==> flow/design.v <==
module cl_builder
#(
    parameter DATA_WIDTH = 32,
    parameter DATA_PER_CL = 16,
    parameter CL_WIDTH = 512,
    parameter EVICTION_POLICY = "ALL_ZEROS"  
)
(
    input logic clk,
    input logic reset,
    input logic evict,
    input logic data_wr,
    input logic [DATA_WIDTH - 1 : 0 ] data_in,
    output logic out_cl_valid,
    output logic [CL_WIDTH - 1 : 0 ] out_cl
);
    logic                       build_data_valid    [DATA_PER_CL];
    logic [DATA_WIDTH - 1 : 0 ] build_cl            [DATA_PER_CL];
    logic [DATA_PER_CL - 1 : 0][DATA_WIDTH - 1 : 0 ] out_cl_elements;
    logic build_cl_full;
    assign build_cl_full = build_data_valid[DATA_PER_CL-1];
    assign out_cl = out_cl_elements;
    always_ff @(posedge clk) begin
        out_cl_valid <= build_cl_full || evict;
        if (data_wr) begin
            build_cl[0]         <= data_in;
            build_data_valid[0] <= 1;
        end
        else if (build_cl_full || evict || reset) begin
            build_data_valid[0] <= 0;
        end
        for (int i = 1; i < DATA_PER_CL; i++) begin
            if (build_cl_full || evict || reset) begin
                build_data_valid[i] <= 0;
            end
            else if (data_wr) begin
                build_data_valid[i] <= build_data_valid[i-1];
            end
            if (data_wr) begin
                build_cl[i] <= build_cl[i-1];
            end
        end
        for (int i = 0; i < DATA_PER_CL; i++) begin
            if (build_data_valid[i]) begin
                out_cl_elements[i] <= build_cl[i];
            end
            else begin
                if (EVICTION_POLICY == "ALL_ZEROS") begin
                    out_cl_elements[i] <= '0;
                end
                else if (EVICTION_POLICY == "ALL_ONES") begin
                    out_cl_elements[i] <= '1;
                end
            end
        end
    end
endmodule
module cl_fifo
#(
    parameter DATA_WIDTH = 512,
    parameter DEPTH = 8,
    parameter COUNT_WIDTH = 3,
    parameter ALM_FULL_DIFF = 4
)
(
    input  logic                      clock,
    input  logic                      sclr,
    input  logic                      wrreq,
    input  logic                      rdreq,
    input  logic [DATA_WIDTH - 1 : 0] data,
    output logic                      empty,
    output logic                      full,
    output logic                      almost_full,
    output logic [DATA_WIDTH - 1 : 0] q
);
    localparam ALM_FULL_VALUE = DEPTH - ALM_FULL_DIFF;
    logic [DATA_WIDTH - 1 : 0] mem [DEPTH];
    logic [COUNT_WIDTH - 1 : 0] wr_ptr;
    logic [COUNT_WIDTH - 1 : 0] rd_ptr;
    logic [COUNT_WIDTH : 0]     count;
    logic do_wr;
    logic do_rd;
    assign empty       = (count == 0);
    assign full        = (count == DEPTH);
    assign almost_full = (count >= ALM_FULL_VALUE);
    assign q           = mem[rd_ptr];
    assign do_wr = wrreq && !full;
    assign do_rd = rdreq && !empty;
    always_ff @(posedge clock) begin
        if (do_wr) begin
            mem[wr_ptr] <= data;
        end
    end
    always_ff @(posedge clock) begin
        if (sclr) begin
            wr_ptr <= '0;
            rd_ptr <= '0;
            count  <= '0;
        end
        else begin
            if (do_wr) begin
                wr_ptr <= (wr_ptr == DEPTH - 1) ? '0 : wr_ptr + 1'b1;
            end
            if (do_rd) begin
                rd_ptr <= (rd_ptr == DEPTH - 1) ? '0 : rd_ptr + 1'b1;
            end
            count <= count + do_wr - do_rd;
        end
    end
endmodule
module buffered_cl_builder
#(
    parameter DATA_WIDTH = 32,
    parameter DATA_PER_CL = 16,
    parameter CL_WIDTH = 512,
    parameter EVICTION_POLICY = "ALL_ZEROS",  
    parameter BUFFER_DEPTH = 8,  
    parameter ALM_FULL_DIFF = 4  
)
(
    input logic clk,
    input logic reset,
    input logic evict,
    input logic data_wr,
    input logic [DATA_WIDTH - 1 : 0 ] data_in,
    input logic cl_rd,
    output logic alm_full,
    output logic out_cl_valid,
    output logic [CL_WIDTH - 1 : 0 ] out_cl
);
    logic clb_out_cl_valid;
    logic [CL_WIDTH - 1 : 0 ] clb_out_cl;
    logic                      fifo_wr_en;
    logic [CL_WIDTH - 1 : 0 ]  fifo_data_in;
    logic                      fifo_empty;
    logic                      fifo_full;
    logic                      fifo_alm_full;
    logic [CL_WIDTH - 1 : 0 ]  fifo_data_out;
    assign out_cl_valid = ~fifo_empty;
    assign out_cl       = fifo_data_out;
    assign alm_full     = fifo_alm_full;
    always_ff @(posedge clk) begin
        fifo_wr_en   <= clb_out_cl_valid;
        fifo_data_in <= clb_out_cl;
    end
    cl_builder #(
        .DATA_WIDTH(DATA_WIDTH),
        .DATA_PER_CL(DATA_PER_CL),
        .CL_WIDTH(CL_WIDTH),
        .EVICTION_POLICY(EVICTION_POLICY)
    ) cl_builder_internal_mod (
        .clk(clk),
        .reset(reset),
        .evict(evict),
        .data_wr(data_wr),
        .data_in(data_in),
        .out_cl_valid(clb_out_cl_valid),
        .out_cl(clb_out_cl)
    );
    cl_fifo #(
        .DATA_WIDTH(CL_WIDTH),
        .DEPTH(BUFFER_DEPTH),
        .COUNT_WIDTH($clog2(BUFFER_DEPTH)),
        .ALM_FULL_DIFF(ALM_FULL_DIFF)
    ) buffer_fifo_mod (
        .clock(clk),
        .sclr(reset),
        .wrreq(fifo_wr_en),
        .rdreq(cl_rd),
        .data(fifo_data_in),
        .empty(fifo_empty),
        .full(fifo_full),
        .almost_full(fifo_alm_full),
        .q(fifo_data_out)
    );
endmodule
# Step by step through the tools: buffered_cl_builder

The steps from the RTL of buffered_cl_builder to its reports follow in flow order.
Lines are those of the file above, counted from 1.
Library cell names are shortened.
A cell with n/a has no value.

Top module: buffered_cl_builder
Clock port: clk
Cell library: sky130hd
Timing corner: tt_025C_1v80

# After elaboration

Source: Yosys, flattened and elaborated. Widths are those after wreduce. Print and check cells do not count. Equal cells are merged and count once.
Yosys's memory passes give these memory sizes; they may raise the number of words (mostly to a power of two), join words into wider ones and drop unused or constant bits.

Magnitude comparators: 1
Add/sub/neg operators: 4
Bitwise gates (word level): 1
Reductions and logical operators: 7
Eq/ne operators: 3
Muxes and demuxes: 7

Operators by type and width:

| operator                                     | count |
| two-way mux 512 bit                          | 1 |
| two-way mux 3 bit                            | 5 |
| adder 3 x 1 -> 3 bit with constant B         | 2 |
| equality test 3 bit with constant B          | 2 |
| adder 4 x 1 -> 4 bit                         | 1 |
| subtractor 4 x 1 -> 4 bit                    | 1 |
| >= comparator 4 x 3 -> 1 bit with constant B | 1 |
| equality test 4 bit with constant B          | 1 |
| logical NOT 4 bit                            | 1 |
| logical AND 1 bit                            | 2 |
| logical OR 1 bit                             | 2 |
| logical NOT 1 bit                            | 2 |
| inverter 1 bit                               | 1 |
| two-way mux 1 bit                            | 1 |

Bits in writable memories: 4096
Output and inout bits: 514
Register bits: 1564
Clocked read ports x word width: 512
Memory cells: 1
Cells after elaboration: 78

Memories:

| memory              | depth | width | read ports | wr ports | RTL line | source |
| buffer_fifo_mod.mem | 8     | 512   | 1          | 1        | 77       | `logic [DATA_WIDTH - 1 : 0] mem [DEPTH];` |

# Logic depth

Longest topological path by Yosys (ltp), each cell counted once; first at word level (registers and memories cut), then after technology mapping (sequential cells cut; the memories' decode and read muxes count).

Depth after elaboration: 5
ABC_AREA: 0
Depth in mapped cells: 11

# Netlist

Source: synth_stat.txt of the flow (Yosys; design flattened, memories mapped). It holds for the ABC_AREA given above (unset counts as 0); a run with the other value may have another netlist.

Flip-flop cells: 5663
Standard cells after synthesis: 8153
Sequential part of the area: 159493.0 um2
Chip area (Yosys): 193932.2 um2

Cells by type:

| cell type | count | total area (um2) |
| edfxtp_1  | 4608  | 1.38E+05 |
| mux4_2    | 1024  | 2.31E+04 |
| dfxtp_1   | 1055  | 2.11E+04 |
| mux2_2    | 512   | 5765.53 |
| and2_1    | 513   | 3.21E+03 |
| clkbuf_1  | 192   | 720.691 |
| buf_2     | 105   | 525.504 |
| buf_6     | 41    | 461.693 |
| mux2i_1   | 18    | 180.173 |
| ha_1      | 10    | 125.12 |
| nor2_1    | 19    | 71.318 |
| nand2b_1  | 8     | 50.048 |
| inv_1     | 10    | 37.536 |
| a21oi_1   | 5     | 25.024 |
| nand3_1   | 5     | 25.024 |
| nor3_1    | 5     | 25.024 |
| o21ai_0   | 5     | 25.024 |
| fa_1      | 1     | 20.019 |

Not listed: further types 12, cells in them 17.
The figures by module come from a second, unflattened synthesis with its own total; it is not the netlist above.

Cells (unflattened synthesis): 8149
Area total of the unflattened synthesis: 193899.7 um2

Rows give one instance, submodules left out.

By module:

| module              | area (um2) | times used | cells |
| cl_fifo             | 154025.2   | 1          | 5997 |
| cl_builder          | 29600.9    | 1          | 1638 |
| buffered_cl_builder | 10273.6    | 1          | 514 |

# Worst setup path after synthesis

OpenSTA on the mapped netlist: ideal clock, no wires. The path of least setup slack (recovery checks aside). Input and output delay are each 20% of the period. Register names are those of the netlist, which keeps one name where synthesis merged equal registers.

Path kind: flip-flop to flip-flop
Start: reg buffer_fifo_mod.wr_ptr[2]
End: mem buffer_fifo_mod.mem[0][0]
Data required time: 3.361 ns
Arrival: 48.874 ns
Delay of the path: 51.513 ns
Setup slack: -45.513 ns
Period: 6.0 ns
Time at the first pin: 0.000 ns
Stages: 2
Path buffers: 0
Synthesis period reached: 51.513 ns

"delay of the path" = arrival - input delay + setup time.
"stages": output pins that drive a net of the path, with the launching flip-flop's if there is one; two outputs of one cell count as two.
"synthesis period reached" is the clock period less the worst setup slack; recovery checks do not enter. This is arithmetic on one report: input and output delays are still those of the set period (20% each).
The rows between start and end are the longest chain of elaborated cells between them; the timing report does not say that the signal goes this way. Where chains are equally long, one stands for them.
A line is the first line of the expression or statement that the cell stems from. Yosys adds cells for indexed reads and writes and turns some case tables into memories.

Cells stage by stage: dfxtp_1 nor4_1
Cells in the longest elaborated chain: 1
Elaborated cells between the ends (all ways): 1
Source lines of those cells: 1
Classes of those cells: mux (1)

RTL lines, path post-synthesis:

| item              | RTL line | source |
| from (decl)       | 78       | `logic [COUNT_WIDTH - 1 : 0] wr_ptr;` |
| from (assign)     | 96       | `wr_ptr <= '0;` |
| from (assign)     | 102      | `wr_ptr <= (wr_ptr == DEPTH - 1) ? '0 : wr_ptr + 1'b1;` |
| two-way mux 3 bit | 90       | `if (do_wr) begin` |
| to (decl)         | 77       | `logic [DATA_WIDTH - 1 : 0] mem [DEPTH];` |

# Worst path after layout

Path of least setup slack in the final report of run 1 (OpenROAD, finished layout, wires in). Where an end is a register, its clock arrival counts in the times.

Path kind: flip-flop to output port
Start: reg (name not given)
End: out out_cl[493]
Stages: 6
Time at the first pin: 0.99 ns
Arrival: 3.30 ns
Period: 5.38 ns
Data required time: 4.30 ns
Path buffers: 3
Setup slack: 1.00 ns
Output delay: 1.08 ns

Cells stage by stage: dfxtp_4 buf_16 bufbuf_16 mux4_2 mux2_2 clkdlybuf4s50_1

RTL lines, path post-layout:

| item      | RTL line | source |
| to (decl) | 129      | `output logic [CL_WIDTH - 1 : 0 ] out_cl` |

No chain of elaborated cells between the ends is given.

Subject: flow runs of buffered_cl_builder

Hi,

Flow measurements of buffered_cl_builder on sky130hd: 3 stored runs with different settings, listed in no order. Input and output delays are each 20% of the period that was set; the output load is 0.01 pF.
"clock period reached" is the run's clock period less its worst setup slack. It is reckoned from that one timing run; input and output delays stay at 20% of the period that was set.
"time of the worst setup path" means the part of the period allowed to the worst setup path (the constraints hold back 20% at inputs and 20% at outputs) less its slack; where the path has registers, the arrival times of their clocks count too.
"total power after layout" rests on the timing tool's default activity at the inputs, not on a simulated workload.

## Run 1

==> flow/run.sh <==
#!/bin/bash
# the make line also repeats the synthesis and layout settings of config.mk as NAME=value (left out here)
make -C /OpenROAD-flow-scripts/flow DESIGN_CONFIG=/design/flow/config.mk WORK_HOME=/design/flow/orfs CLKGATE_MAP_FILE= finish
==> flow/config.mk <==
export PLATFORM = sky130hd
export DESIGN_NAME = buffered_cl_builder
export DESIGN_NICKNAME = buffered_cl_builder
export VERILOG_FILES = /design/flow/design.v
export SDC_FILE = /design/flow/constraint.sdc
export NUM_CORES = 4
export LEC_CHECK = 0
export CAP_MARGIN = 20
export CORE_MARGIN = 2
export CORE_UTILIZATION = 50
export SETUP_SLACK_MARGIN = 1.21
export SLEW_MARGIN = 20
export SYNTH_MEMORY_MAX_BITS = 8192
==> flow/constraint.sdc <==
create_clock -name core_clock -period 5.38 [get_ports {clk}]
set_input_delay 1.0760 -clock core_clock [delete_from_list [all_inputs] [get_ports {clk}]]
set_output_delay 1.0760 -clock core_clock [all_outputs]
set_load 0.01 [all_outputs]

| result of run 1 | value |
|---|---|
| worst-case hold slack | 0.299 ns |
| area of the die | 392859.0 um2 |
| total negative slack on setup checks | 0.000 ns |
| worst setup slack after layout | 1.002 ns |
| standard-cell area of the final layout | 235719.0 um2 |
| Yosys chip area after synthesis | 193932.2 um2 |
| time of the worst setup path | 3.30 ns |
| class of the worst setup path | flip-flop to output port |
| utilization in the final report | 0.611 |
| clock period reached | 4.378 ns |
| total power after layout | 108188 µW |

## Run 2

==> flow/run.sh <==
#!/bin/bash
# the make line also repeats the synthesis and layout settings of config.mk as NAME=value (left out here)
make -C /OpenROAD-flow-scripts/flow DESIGN_CONFIG=/design/flow/config.mk WORK_HOME=/design/flow/orfs CLKGATE_MAP_FILE= finish
==> flow/config.mk <==
export PLATFORM = sky130hd
export DESIGN_NAME = buffered_cl_builder
export DESIGN_NICKNAME = buffered_cl_builder
export VERILOG_FILES = /design/flow/design.v
export SDC_FILE = /design/flow/constraint.sdc
export NUM_CORES = 4
export LEC_CHECK = 0
export CAP_MARGIN = 20
export CORE_MARGIN = 2
export CORE_UTILIZATION = 50
export SLEW_MARGIN = 20
export SYNTH_MEMORY_MAX_BITS = 8192
==> flow/constraint.sdc <==
create_clock -name core_clock -period 4.95 [get_ports {clk}]
set_input_delay 0.9900 -clock core_clock [delete_from_list [all_inputs] [get_ports {clk}]]
set_output_delay 0.9900 -clock core_clock [all_outputs]
set_load 0.01 [all_outputs]

| result of run 2 | value |
|---|---|
| clock period reached | 4.746 ns |
| time of the worst setup path | 3.76 ns |
| class of the worst setup path | flip-flop to output port |
| total power after layout | 113774 µW |
| area of the die | 392859.0 um2 |
| total negative slack on setup checks | 0.000 ns |
| worst setup slack after layout | 0.204 ns |
| Yosys chip area after synthesis | 193932.2 um2 |
| worst-case hold slack | 0.306 ns |
| standard-cell area of the final layout | 226451.0 um2 |
| utilization in the final report | 0.587 |

## Run 3

==> flow/run.sh <==
#!/bin/bash
# the make line also repeats the synthesis and layout settings of config.mk as NAME=value (left out here)
make -C /OpenROAD-flow-scripts/flow DESIGN_CONFIG=/design/flow/config.mk WORK_HOME=/design/flow/orfs CLKGATE_MAP_FILE= finish
==> flow/config.mk <==
export PLATFORM = sky130hd
export DESIGN_NAME = buffered_cl_builder
export DESIGN_NICKNAME = buffered_cl_builder
export VERILOG_FILES = /design/flow/design.v
export SDC_FILE = /design/flow/constraint.sdc
export NUM_CORES = 4
export LEC_CHECK = 0
export CAP_MARGIN = 20
export CELL_PAD_IN_SITES_DETAIL_PLACEMENT = 1
export CELL_PAD_IN_SITES_GLOBAL_PLACEMENT = 3
export CORE_MARGIN = 9
export CORE_UTILIZATION = 51
export CTS_CLUSTER_DIAMETER = 121
export CTS_CLUSTER_SIZE = 21
export GPL_ROUTABILITY_DRIVEN = 1
export PLACE_DENSITY_LB_ADDON = 0.11
export SLEW_MARGIN = 20
export SYNTH_MEMORY_MAX_BITS = 8192
==> flow/constraint.sdc <==
create_clock -name core_clock -period 6.0 [get_ports {clk}]
set_input_delay 1.2000 -clock core_clock [delete_from_list [all_inputs] [get_ports {clk}]]
set_output_delay 1.2000 -clock core_clock [all_outputs]
set_load 0.01 [all_outputs]

| result of run 3 | value |
|---|---|
| worst setup slack after layout | 0.764 ns |
| time of the worst setup path | 4.04 ns |
| class of the worst setup path | flip-flop to output port |
| utilization in the final report | 0.569 |
| clock period reached | 5.236 ns |
| worst-case hold slack | 0.323 ns |
| total negative slack on setup checks | 0.000 ns |
| total power after layout | 80490 µW |
| standard-cell area of the final layout | 215528.0 um2 |
| area of the die | 402781.0 um2 |
| Yosys chip area after synthesis | 193932.2 um2 |

Regards
